==> flow/design.v <==
`timescale 1ns / 1ps
module Risc_16_bit(
 input clk,
 input rst,
 output [15:0] imem_addr,
 input  [15:0] imem_data,
 output        dmem_we,
 output [2:0]  dmem_addr,
 output [15:0] dmem_wdata
);
 wire jump,bne,beq,mem_read,mem_write,alu_src,reg_dst,mem_to_reg,reg_write;
 wire[1:0] alu_op;
 wire [3:0] opcode;
 Datapath_Unit DU
 (
  .clk(clk),
  .rst(rst),
  .imem_addr(imem_addr),
  .imem_data(imem_data),
  .trace_we(dmem_we),
  .trace_addr(dmem_addr),
  .trace_wdata(dmem_wdata),
  .jump(jump),
  .beq(beq),
  .mem_read(mem_read),
  .mem_write(mem_write),
  .alu_src(alu_src),
  .reg_dst(reg_dst),
  .mem_to_reg(mem_to_reg),
  .reg_write(reg_write),
  .bne(bne),
  .alu_op(alu_op),
  .opcode(opcode)
 );
 Control_Unit control
 (
  .opcode(opcode),
  .reg_dst(reg_dst),
  .mem_to_reg(mem_to_reg),
  .alu_op(alu_op),
  .jump(jump),
  .bne(bne),
  .beq(beq),
  .mem_read(mem_read),
  .mem_write(mem_write),
  .alu_src(alu_src),
  .reg_write(reg_write)
 );
endmodule
`timescale 1ns / 1ps
module Datapath_Unit(
 input clk,
 input rst,
 output [15:0] imem_addr,
 input  [15:0] imem_data,
 output trace_we,
 output [2:0] trace_addr,
 output [15:0] trace_wdata,
 input jump,beq,mem_read,mem_write,alu_src,reg_dst,mem_to_reg,reg_write,bne,
 input[1:0] alu_op,
 output[3:0] opcode
);
 reg  [15:0] pc_current;
 wire [15:0] pc_next,pc2;
 wire [15:0] instr;
 wire [2:0] reg_write_dest;
 wire [15:0] reg_write_data;
 wire [2:0] reg_read_addr_1;
 wire [15:0] reg_read_data_1;
 wire [2:0] reg_read_addr_2;
 wire [15:0] reg_read_data_2;
 wire [15:0] ext_im,read_data2;
 wire [2:0] ALU_Control;
 wire [15:0] ALU_out;
 wire zero_flag;
 wire [15:0] PC_j, PC_beq, PC_2beq,PC_2bne,PC_bne;
 wire beq_control;
 wire bne_control;
 wire [12:0] jump_shift;
 wire [15:0] mem_read_data;
 always @(posedge clk)
 begin 
   if (rst)
     pc_current <= 16'd0;
   else
     pc_current <= pc_next;
 end
 assign pc2 = pc_current + 16'd2;
 assign imem_addr = pc_current;
 assign instr = imem_data;
 assign jump_shift = {instr[11:0],1'b0};
 assign reg_write_dest = (reg_dst==1'b1) ? instr[5:3] :instr[8:6];
 assign reg_read_addr_1 = instr[11:9];
 assign reg_read_addr_2 = instr[8:6];
 GPRs reg_file
 (
  .clk(clk),
  .rst(rst),
  .reg_write_en(reg_write),
  .reg_write_dest(reg_write_dest),
  .reg_write_data(reg_write_data),
  .reg_read_addr_1(reg_read_addr_1),
  .reg_read_data_1(reg_read_data_1),
  .reg_read_addr_2(reg_read_addr_2),
  .reg_read_data_2(reg_read_data_2)
 );
 assign ext_im = {{10{instr[5]}},instr[5:0]};  
 alu_control ALU_Control_unit(.ALUOp(alu_op),.Opcode(instr[15:12]),.ALU_Cnt(ALU_Control));
 assign read_data2 = (alu_src==1'b1) ? ext_im : reg_read_data_2;
 ALU alu_unit(.a(reg_read_data_1),.b(read_data2),.alu_control(ALU_Control),.result(ALU_out),.zero(zero_flag));
 assign PC_beq = pc2 + {ext_im[14:0],1'b0};
 assign PC_bne = pc2 + {ext_im[14:0],1'b0};
 assign beq_control = beq & zero_flag;
 assign bne_control = bne & (~zero_flag);
 assign PC_2beq = (beq_control==1'b1) ? PC_beq : pc2;
 assign PC_2bne = (bne_control==1'b1) ? PC_bne : PC_2beq;
 assign PC_j = {pc2[15:13],jump_shift};
 assign pc_next = (jump == 1'b1) ? PC_j :  PC_2bne;
  Data_Memory dm
   (
    .clk(clk),
    .rst(rst),
    .trace_we(trace_we),
    .trace_addr(trace_addr),
    .trace_wdata(trace_wdata),
    .mem_access_addr(ALU_out),
    .mem_write_data(reg_read_data_2),
    .mem_write_en(mem_write),
    .mem_read(mem_read),
    .mem_read_data(mem_read_data)
   );
 assign reg_write_data = (mem_to_reg == 1'b1)?  mem_read_data: ALU_out;
 assign opcode = instr[15:12];
endmodule
`timescale 1ns / 1ps
module Control_Unit(
      input[3:0] opcode,
      output reg[1:0] alu_op,
      output reg jump,beq,bne,mem_read,mem_write,alu_src,reg_dst,mem_to_reg,reg_write    
    );
always @(*)
begin
 case(opcode) 
 4'b0000:  
   begin
    reg_dst = 1'b0;
    alu_src = 1'b1;
    mem_to_reg = 1'b1;
    reg_write = 1'b1;
    mem_read = 1'b1;
    mem_write = 1'b0;
    beq = 1'b0;
    bne = 1'b0;
    alu_op = 2'b00;
    jump = 1'b0;   
   end
 4'b0001: 
   begin
    reg_dst = 1'b0;
    alu_src = 1'b1;
    mem_to_reg = 1'b0;
    reg_write = 1'b0;
    mem_read = 1'b0;
    mem_write = 1'b1;
    beq = 1'b0;
    bne = 1'b0;
    alu_op = 2'b00;
    jump = 1'b0;   
   end
 4'b0010:  
   begin
    reg_dst = 1'b1;
    alu_src = 1'b0;
    mem_to_reg = 1'b0;
    reg_write = 1'b1;
    mem_read = 1'b0;
    mem_write = 1'b0;
    beq = 1'b0;
    bne = 1'b0;
    alu_op = 2'b10;
    jump = 1'b0;   
   end
 4'b0011:  
   begin
    reg_dst = 1'b1;
    alu_src = 1'b0;
    mem_to_reg = 1'b0;
    reg_write = 1'b1;
    mem_read = 1'b0;
    mem_write = 1'b0;
    beq = 1'b0;
    bne = 1'b0;
    alu_op = 2'b10;
    jump = 1'b0;   
   end
 4'b0100:  
   begin
    reg_dst = 1'b1;
    alu_src = 1'b0;
    mem_to_reg = 1'b0;
    reg_write = 1'b1;
    mem_read = 1'b0;
    mem_write = 1'b0;
    beq = 1'b0;
    bne = 1'b0;
    alu_op = 2'b10;
    jump = 1'b0;   
   end
 4'b0101:  
   begin
    reg_dst = 1'b1;
    alu_src = 1'b0;
    mem_to_reg = 1'b0;
    reg_write = 1'b1;
    mem_read = 1'b0;
    mem_write = 1'b0;
    beq = 1'b0;
    bne = 1'b0;
    alu_op = 2'b10;
    jump = 1'b0;   
   end
 4'b0110:  
   begin
    reg_dst = 1'b1;
    alu_src = 1'b0;
    mem_to_reg = 1'b0;
    reg_write = 1'b1;
    mem_read = 1'b0;
    mem_write = 1'b0;
    beq = 1'b0;
    bne = 1'b0;
    alu_op = 2'b10;
    jump = 1'b0;   
   end
 4'b0111:  
   begin
    reg_dst = 1'b1;
    alu_src = 1'b0;
    mem_to_reg = 1'b0;
    reg_write = 1'b1;
    mem_read = 1'b0;
    mem_write = 1'b0;
    beq = 1'b0;
    bne = 1'b0;
    alu_op = 2'b10;
    jump = 1'b0;   
   end
 4'b1000:  
   begin
    reg_dst = 1'b1;
    alu_src = 1'b0;
    mem_to_reg = 1'b0;
    reg_write = 1'b1;
    mem_read = 1'b0;
    mem_write = 1'b0;
    beq = 1'b0;
    bne = 1'b0;
    alu_op = 2'b10;
    jump = 1'b0;   
   end
 4'b1001:  
   begin
    reg_dst = 1'b1;
    alu_src = 1'b0;
    mem_to_reg = 1'b0;
    reg_write = 1'b1;
    mem_read = 1'b0;
    mem_write = 1'b0;
    beq = 1'b0;
    bne = 1'b0;
    alu_op = 2'b10;
    jump = 1'b0;   
   end
 4'b1011: 
   begin
    reg_dst = 1'b0;
    alu_src = 1'b0;
    mem_to_reg = 1'b0;
    reg_write = 1'b0;
    mem_read = 1'b0;
    mem_write = 1'b0;
    beq = 1'b1;
    bne = 1'b0;
    alu_op = 2'b01;
    jump = 1'b0;   
   end
 4'b1100:
   begin
    reg_dst = 1'b0;
    alu_src = 1'b0;
    mem_to_reg = 1'b0;
    reg_write = 1'b0;
    mem_read = 1'b0;
    mem_write = 1'b0;
    beq = 1'b0;
    bne = 1'b1;
    alu_op = 2'b01;
    jump = 1'b0;   
   end
 4'b1101: 
   begin
    reg_dst = 1'b0;
    alu_src = 1'b0;
    mem_to_reg = 1'b0;
    reg_write = 1'b0;
    mem_read = 1'b0;
    mem_write = 1'b0;
    beq = 1'b0;
    bne = 1'b0;
    alu_op = 2'b00;
    jump = 1'b1;   
   end   
 default: begin
    reg_dst = 1'b1;
    alu_src = 1'b0;
    mem_to_reg = 1'b0;
    reg_write = 1'b1;
    mem_read = 1'b0;
    mem_write = 1'b0;
    beq = 1'b0;
    bne = 1'b0;
    alu_op = 2'b00;
    jump = 1'b0; 
   end
 endcase
 end
endmodule
`timescale 1ns / 1ps
module alu_control(
    input [1:0] ALUOp,
    input [3:0] Opcode,
    output reg [2:0] ALU_Cnt
);
always @(*) begin
    case(ALUOp)
        2'b00: ALU_Cnt = 3'b000;  
        2'b01: ALU_Cnt = 3'b001;  
        2'b10: begin  
            case(Opcode)
                4'b0010: ALU_Cnt = 3'b000;  
                4'b0011: ALU_Cnt = 3'b001;  
                4'b0100: ALU_Cnt = 3'b010;  
                4'b0101: ALU_Cnt = 3'b011;  
                4'b0110: ALU_Cnt = 3'b100;  
                4'b0111: ALU_Cnt = 3'b101;  
                4'b1000: ALU_Cnt = 3'b110;  
                4'b1001: ALU_Cnt = 3'b111;  
                default: ALU_Cnt = 3'b000;
            endcase
        end
        default: ALU_Cnt = 3'b000;
    endcase
end
endmodule
module ALU(
 input  [15:0] a,  
 input  [15:0] b,  
 input  [2:0] alu_control, 
 output reg [15:0] result,  
 output zero
    );
always @(*)
begin 
 case(alu_control)
 3'b000: result = a + b; 
 3'b001: result = a - b; 
 3'b010: result = ~a;
 3'b011: result = a<<b;
 3'b100: result = a>>b;
 3'b101: result = a & b;
 3'b110: result = a | b; 
 3'b111: begin if (a<b) result = 16'd1;
    else result = 16'd0;
    end
 default:result = a + b; 
 endcase
end
assign zero = (result==16'd0) ? 1'b1: 1'b0;
endmodule
`timescale 1ns / 1ps
module GPRs(
 input    clk,
 input    rst,
 input    reg_write_en,
 input  [2:0] reg_write_dest,
 input  [15:0] reg_write_data,
 input  [2:0] reg_read_addr_1,
 output  [15:0] reg_read_data_1,
 input  [2:0] reg_read_addr_2,
 output  [15:0] reg_read_data_2
);
 reg [15:0] reg_array [7:0];
 integer i;
 always @ (posedge clk ) begin
   if (rst) begin
    for(i=0;i<8;i=i+1)
     reg_array[i] <= 16'd0;
   end
   else if(reg_write_en) begin
    reg_array[reg_write_dest] <= reg_write_data;
   end
 end
 assign reg_read_data_1 = reg_array[reg_read_addr_1];
 assign reg_read_data_2 = reg_array[reg_read_addr_2];
endmodule
`timescale 1ns / 1ps
module Data_Memory(
 input clk,
 input rst,
 output reg        trace_we,
 output reg [2:0]  trace_addr,
 output reg [15:0] trace_wdata,
 input [15:0]   mem_access_addr,
 input [15:0]   mem_write_data,
 input     mem_write_en,
 input mem_read,
 output [15:0]   mem_read_data
);
reg [16 - 1:0] memory [8 - 1:0];
wire [2:0] ram_addr=mem_access_addr[2:0];
integer i;
 always @(posedge clk) begin
  if (rst) begin
   for (i = 0; i < 8; i = i + 1)
    memory[i] <= 16'd0;
  end
  else if (mem_write_en)
   memory[ram_addr] <= mem_write_data;
 end
 always @(posedge clk) begin
  if (rst) begin
   trace_we    <= 1'b0;
   trace_addr  <= 3'd0;
   trace_wdata <= 16'd0;
  end
  else begin
   trace_we    <= mem_write_en;
   trace_addr  <= ram_addr;
   trace_wdata <= mem_write_data;
  end
 end
 assign mem_read_data = (mem_read==1'b1) ? memory[ram_addr]: 16'd0; 
endmodule
======== From RTL to reports: Risc_16_bit ========
The steps from the RTL of Risc_16_bit to its reports follow in flow order.
Lines are those of the file above, counted from 1.
Operators: Yosys type, input widths -> output width; for muxes data width and select width s.
Library cell names are shortened.
The mark - stands for no value.
inputs
  top module .............................. Risc_16_bit
  clock input ............................. clk
  library ................................. sky130hd
  timing corner ........................... tt_025C_1v80

======== Word-level counts ========
Source: Yosys, flattened and elaborated, memories not mapped. Widths are those after wreduce. Registers that Yosys merges into a memory's read port (data or address) are not register bits. Print and check cells do not count.
Memory sizes are those after Yosys's memory passes, which may raise the word count (mostly to a power of two), join words into wider ones and drop unused or constant bits.
bit counts
  memory bits (read-only) ................. 224
  RAM bits ................................ 256
  memories kept ........................... 4
  input bits .............................. 18
  output and inout bits ................... 36
  register bits after elaboration ......... 36
operators by class
  $lt $le $gt $ge ......................... 1
  reductions and logical operators ........ 3
  muxes and demuxes ....................... 24
  $add $sub $neg .......................... 4
  equality and inequality tests ........... 9
  shift-type cells ........................ 2
  bitwise operators ....................... 6
memories
  name                   words  bits a word  line  source
  (no name shown)        16     11           143   case(opcode)
  DU.dm.memory           8      16           419   reg [16 - 1:0] memory [8 - 1:0];
  DU.reg_file.reg_array  8      16           392   reg [15:0] reg_array [7:0];
  (no name shown)        16     3            339   case(Opcode)
operators by type and width
  cell                   number
  $mux 16                10
  $pmux 16 s8            1
  $add 16x16->16         2
  $sub 16x16->16         1
  $lt 16x16->1           1
  $and 16x16->16         1
  $or 16x16->16          1
  $shl 16x16->16         1
  $shr 16x16->16         1
  $add 16x2->16 const B  1
  $not 16->16            1
  $logic_not 16->1       1
  $mux 3                 5
  $eq 3x3->1 const B     4
  $mux 1                 7
  $eq 3x2->1 const B     2
  $pmux 3 s2             1
  $eq 3x1->1 const B     1
  $logic_not 3->1        1
  $and 1x1->1            2
  $eq 2x1->1 const B     1
  $eq 2x2->1 const B     1
  $reduce_or 2->1        1
  $not 1->1              1

======== Depth ========
Yosys ltp: most cells in a row. Word level: on the elaborated netlist, between registers, memories and ports. Mapped: between sequential cells and ports; inverters and the memories' decode and read muxes count.
depth
  depth after elaboration ................. 10
  ABC_AREA ................................ 1
  mapped depth ............................ 38
  mapped depth without buffers ............ 34

======== Synthesis result ========
Yosys stat after the flow's synthesis: flattened, memories mapped to cells. It holds for the ABC_AREA given above (unset counts as 0); a run with the other value may have another netlist.
The area totals of this step are shown rounded.
synthesis totals
  standard cells after synthesis .......... 2404
  mapped flip-flops ....................... 291
  sequential part of the area ............. 8400 sq um
  chip area (Yosys) ....................... 19000 sq um
cell types
  type      number
  edfxtp_1  256
  nand2_1   495
  nor2_1    421
  nand3_1   225
  inv_1     217
  ha_1      65
  a21oi_1   142
  dfxtp_1   35
  o21ai_0   114
  a22o_1    38
  xor2_1    33
  buf_6     20
  nand3_2   22
  buf_2     35
  nor2_2    26
  clkbuf_1  43
  o21ai_1   32
  buf_4     20
Not listed: further types 39, cells in them 165.

======== Worst setup path after synthesis ========
Path of least setup slack by OpenSTA after synthesis, without wires, with an ideal clock, recovery checks aside; 20% of the period is set as input and as output delay. Where synthesis merged equal registers, the netlist keeps one of their names.
path after synthesis
  path kind ............................... input to register
  start point ............................. input imem_data[7]
  end point ............................... memory DU.dm.memory[6][0]
  data required time ...................... 6.028 ns
  path delay .............................. 4.478 ns
  setup time .............................. 0.372 ns
  stages .................................. 26
  time at the first pin ................... 1.280 ns
  path buffers ............................ 5
  period .................................. 6.4 ns
  setup slack ............................. 0.642 ns
  input delay ............................. 1.280 ns
  data arrival time ....................... 5.386 ns
  synthesis period reached ................ 5.758 ns
"path delay" = arrival - input delay + setup time.
"stages" counts driving pins, that of a launching flip-flop among them; a cell with two outputs on the path counts twice.
"synthesis period reached" = period - worst setup slack (recovery checks aside). The figure is calculated, with input and output delays left at 20% of the set period.
Between the ends stands the longest chain of elaborated cells between them, by number of cells; it is not shown to be the way that was timed. Of several equally long chains one is given.
A line is the first line of the expression or statement that the cell stems from. Yosys adds cells for indexed reads and writes and turns some case tables into memories.
A memory read counts as a cell of the chain, while the word-level depth stops at memories.
Only ways into the end's enable, where the timed path ends, are counted here.
between the ends, after synthesis
  path through ............................ buf_4 buf_4 buf_2 a21oi_1 o21ai_0 o21ai_0 o21ai_1 nand2_1 o21ai_1 buf_2 ha_1 inv_1 nor3_1 nand3_1 o2111ai_1 nand3_1 nand2_1 a21oi_1 o21ai_0 nand3_1 nand2_1 inv_2 nor3_1 nand2_1 clkbuf_1 nand2_1
  length of the longest elaborated chain .. 7
ends and longest elaborated chain, after synthesis
  element       line  source
  from (decl)   6     input  [15:0] imem_data,
  $mem_v2 8x16  392   reg [15:0] reg_array [7:0];
  $mux 16       109   assign read_data2 = (alu_src==1'b1) ? ext_im : reg_read_data_2;
  $lt 16x16->1  372   3'b111: begin if (a<b) result = 16'd1;
  $mux 1        372
  $pmux 16 s8   364   case(alu_control)
  $mux 3        427   else if (mem_write_en)
  $mux 3        423   if (rst) begin
  to (decl)     419   reg [16 - 1:0] memory [8 - 1:0];

======== Timing after layout ========
From the final timing report of record 1: the path of least setup slack in the routed layout; clock arrival at registers is part of the times.
path post-layout
  path kind ............................... input to register
  start point ............................. input imem_data[6]
  end point ............................... memory DU.reg_file.reg_array[7][11]
  stages .................................. 33
  setup slack ............................. 0.02 ns
  setup time .............................. 0.25 ns
  input delay ............................. 1.04 ns
  period .................................. 5.2 ns
  path buffers ............................ 9
  data required time ...................... 5.54 ns
  time at the first pin ................... 1.04 ns
  data arrival time ....................... 5.52 ns
Between the ends stands the longest chain of elaborated cells between them, by number of cells; it is not shown to be the way that was timed. Of several equally long chains one is given.
A memory read counts as a cell of the chain, while the word-level depth stops at memories.
between the ends, post-layout
  path through ............................ buf_8 inv_8 buf_6 buf_8 nand2_1 nand3_1 nand3_1 nand3_2 nand2_1 nor2_1 buf_4 nand2_1 nor2_2 buf_12 buf_4 nand2_1 nand2_1 nand3_1 nand2_1 nand3_1 nand3_1 nand2_1 nand2_1 nand2_2 buf_4 nand2_1 inv_2 buf_4 nand2_1 nand4_1 a21oi_4 buf_12 nor2_1
  length of the longest elaborated chain .. 10
ends and longest elaborated chain, post-layout
  element       line  source
  from (decl)   6     input  [15:0] imem_data,
  $mem_v2 8x16  392   reg [15:0] reg_array [7:0];
  $mux 16       109   assign read_data2 = (alu_src==1'b1) ? ext_im : reg_read_data_2;
  $lt 16x16->1  372   3'b111: begin if (a<b) result = 16'd1;
  $mux 1        372
  $pmux 16 s8   364   case(alu_control)
  $mem_v2 8x16  419   reg [16 - 1:0] memory [8 - 1:0];
  $mux 16       442   assign mem_read_data = (mem_read==1'b1) ? memory[ram_addr]: 16'd0;
  $mux 16       132   assign reg_write_data = (mem_to_reg == 1'b1)?  mem_read_data: ALU_out;
  $mux 16       399   else if(reg_write_en) begin
  $mux 16       395   if (rst) begin
  to (decl)     392

Measured results for Risc_16_bit: 3 stored runs of the Yosys and OpenROAD flow on sky130hd. The settings differ; the order carries no meaning. The constraints put input and output delay at 20% of the set period each and load the outputs with 0.01 pF.
By "clock period achieved" is meant the clock period of the run minus its worst setup slack. This is arithmetic on one report: input and output delays are still those of the set period (20% each).
By "time of the worst setup path" is meant the share of the clock period that the worst setup path is allowed (20% is reserved at inputs, 20% at outputs), minus its slack. Clock arrival times at its registers enter into it.
"total power of the final layout": no workload was simulated; the value follows from the tool's default switching activity.
Measured values are rounded.

======== record 1 ========
==> flow/run.sh <==
#!/bin/bash
# the make line also repeats the synthesis and layout settings of config.mk as NAME=value (left out here)
make -C /OpenROAD-flow-scripts/flow DESIGN_CONFIG=/design/flow/config.mk WORK_HOME=/design/flow/orfs CLKGATE_MAP_FILE= finish
==> flow/config.mk <==
export PLATFORM = sky130hd
export DESIGN_NAME = Risc_16_bit
export DESIGN_NICKNAME = Risc_16_bit
export VERILOG_FILES = /design/flow/design.v
export SDC_FILE = /design/flow/constraint.sdc
export NUM_CORES = 4
export LEC_CHECK = 0
export ABC_AREA = 1
export CAP_MARGIN = 40
export CELL_PAD_IN_SITES_GLOBAL_PLACEMENT = 0
export CORE_ASPECT_RATIO = 1.3
export CORE_MARGIN = 3
export CORE_UTILIZATION = 29
export CTS_CLUSTER_DIAMETER = 241
export GPL_ROUTABILITY_DRIVEN = 1
export GPL_TIMING_DRIVEN = 1
export MAX_ROUTING_LAYER = met5
export MIN_ROUTING_LAYER = met2
export PLACE_DENSITY_LB_ADDON = 0.18
export SETUP_SLACK_MARGIN = -0.18
export SLEW_MARGIN = 30
export TNS_END_PERCENT = 50
==> flow/constraint.sdc <==
create_clock -name core_clock -period 5.2 [get_ports {clk}]
set_input_delay 1.0400 -clock core_clock [delete_from_list [all_inputs] [get_ports {clk}]]
set_output_delay 1.0400 -clock core_clock [all_outputs]
set_load 0.01 [all_outputs]

-------- measured, record 1 --------
  setup slack of the critical path ........ 0.018 ns
  total power of the final layout ......... 0.0085 W
  die outline area ........................ 68000 sq um
  chip area in the Yosys report ........... 19000 sq um
  sum of negative setup slack ............. 0.000 ns
  time of the worst setup path ............ 4.14 ns
  worst setup path type ................... input to register
  clock period achieved ................... 5.182 ns
  standard-cell area of the final layout .. 25000 sq um
  final utilization ....................... 39 %
  worst hold slack after layout ........... 0.63 ns

======== record 2 ========
==> flow/run.sh <==
#!/bin/bash
# the make line also repeats the synthesis and layout settings of config.mk as NAME=value (left out here)
make -C /OpenROAD-flow-scripts/flow DESIGN_CONFIG=/design/flow/config.mk WORK_HOME=/design/flow/orfs CLKGATE_MAP_FILE= finish
==> flow/config.mk <==
export PLATFORM = sky130hd
export DESIGN_NAME = Risc_16_bit
export DESIGN_NICKNAME = Risc_16_bit
export VERILOG_FILES = /design/flow/design.v
export SDC_FILE = /design/flow/constraint.sdc
export NUM_CORES = 4
export LEC_CHECK = 0
export CAP_MARGIN = 20
export CORE_MARGIN = 2
export CORE_UTILIZATION = 46
export SLEW_MARGIN = 20
==> flow/constraint.sdc <==
create_clock -name core_clock -period 6.33 [get_ports {clk}]
set_input_delay 1.2660 -clock core_clock [delete_from_list [all_inputs] [get_ports {clk}]]
set_output_delay 1.2660 -clock core_clock [all_outputs]
set_load 0.01 [all_outputs]

-------- measured, record 2 --------
  setup slack of the critical path ........ 0.19 ns
  die outline area ........................ 44000 sq um
  time of the worst setup path ............ 4.87 ns
  worst setup path type ................... input to register
  standard-cell area of the final layout .. 24000 sq um
  sum of negative setup slack ............. 0.000 ns
  total power of the final layout ......... 0.0071 W
  final utilization ....................... 57 %
  chip area in the Yosys report ........... 20000 sq um
  worst hold slack after layout ........... 0.64 ns
  clock period achieved ................... 6.138 ns

======== record 3 ========
==> flow/run.sh <==
#!/bin/bash
# the make line also repeats the synthesis and layout settings of config.mk as NAME=value (left out here)
make -C /OpenROAD-flow-scripts/flow DESIGN_CONFIG=/design/flow/config.mk WORK_HOME=/design/flow/orfs CLKGATE_MAP_FILE= finish
==> flow/config.mk <==
export PLATFORM = sky130hd
export DESIGN_NAME = Risc_16_bit
export DESIGN_NICKNAME = Risc_16_bit
export VERILOG_FILES = /design/flow/design.v
export SDC_FILE = /design/flow/constraint.sdc
export NUM_CORES = 4
export LEC_CHECK = 0
export CAP_MARGIN = 20
export CORE_ASPECT_RATIO = 0.54
export CORE_MARGIN = 2
export CORE_UTILIZATION = 29
export GPL_TIMING_DRIVEN = 0
export HOLD_SLACK_MARGIN = 0.24
export PLACE_DENSITY_LB_ADDON = 0.14
export SETUP_SLACK_MARGIN = -0.37
export SLEW_MARGIN = 20
export TNS_END_PERCENT = 60
==> flow/constraint.sdc <==
create_clock -name core_clock -period 4.26 [get_ports {clk}]
set_input_delay 0.8520 -clock core_clock [delete_from_list [all_inputs] [get_ports {clk}]]
set_output_delay 0.8520 -clock core_clock [all_outputs]
set_load 0.01 [all_outputs]

-------- measured, record 3 --------
  final utilization ....................... 37 %
  sum of negative setup slack ............. -390 ns
  die outline area ........................ 69000 sq um
  standard-cell area of the final layout .. 25000 sq um
  chip area in the Yosys report ........... 20000 sq um
  total power of the final layout ......... 0.011 W
  setup slack of the critical path ........ -1.4 ns
  clock period achieved ................... 5.637 ns
  worst hold slack after layout ........... 0.64 ns
  time of the worst setup path ............ 4.79 ns
  worst setup path type ................... input to register
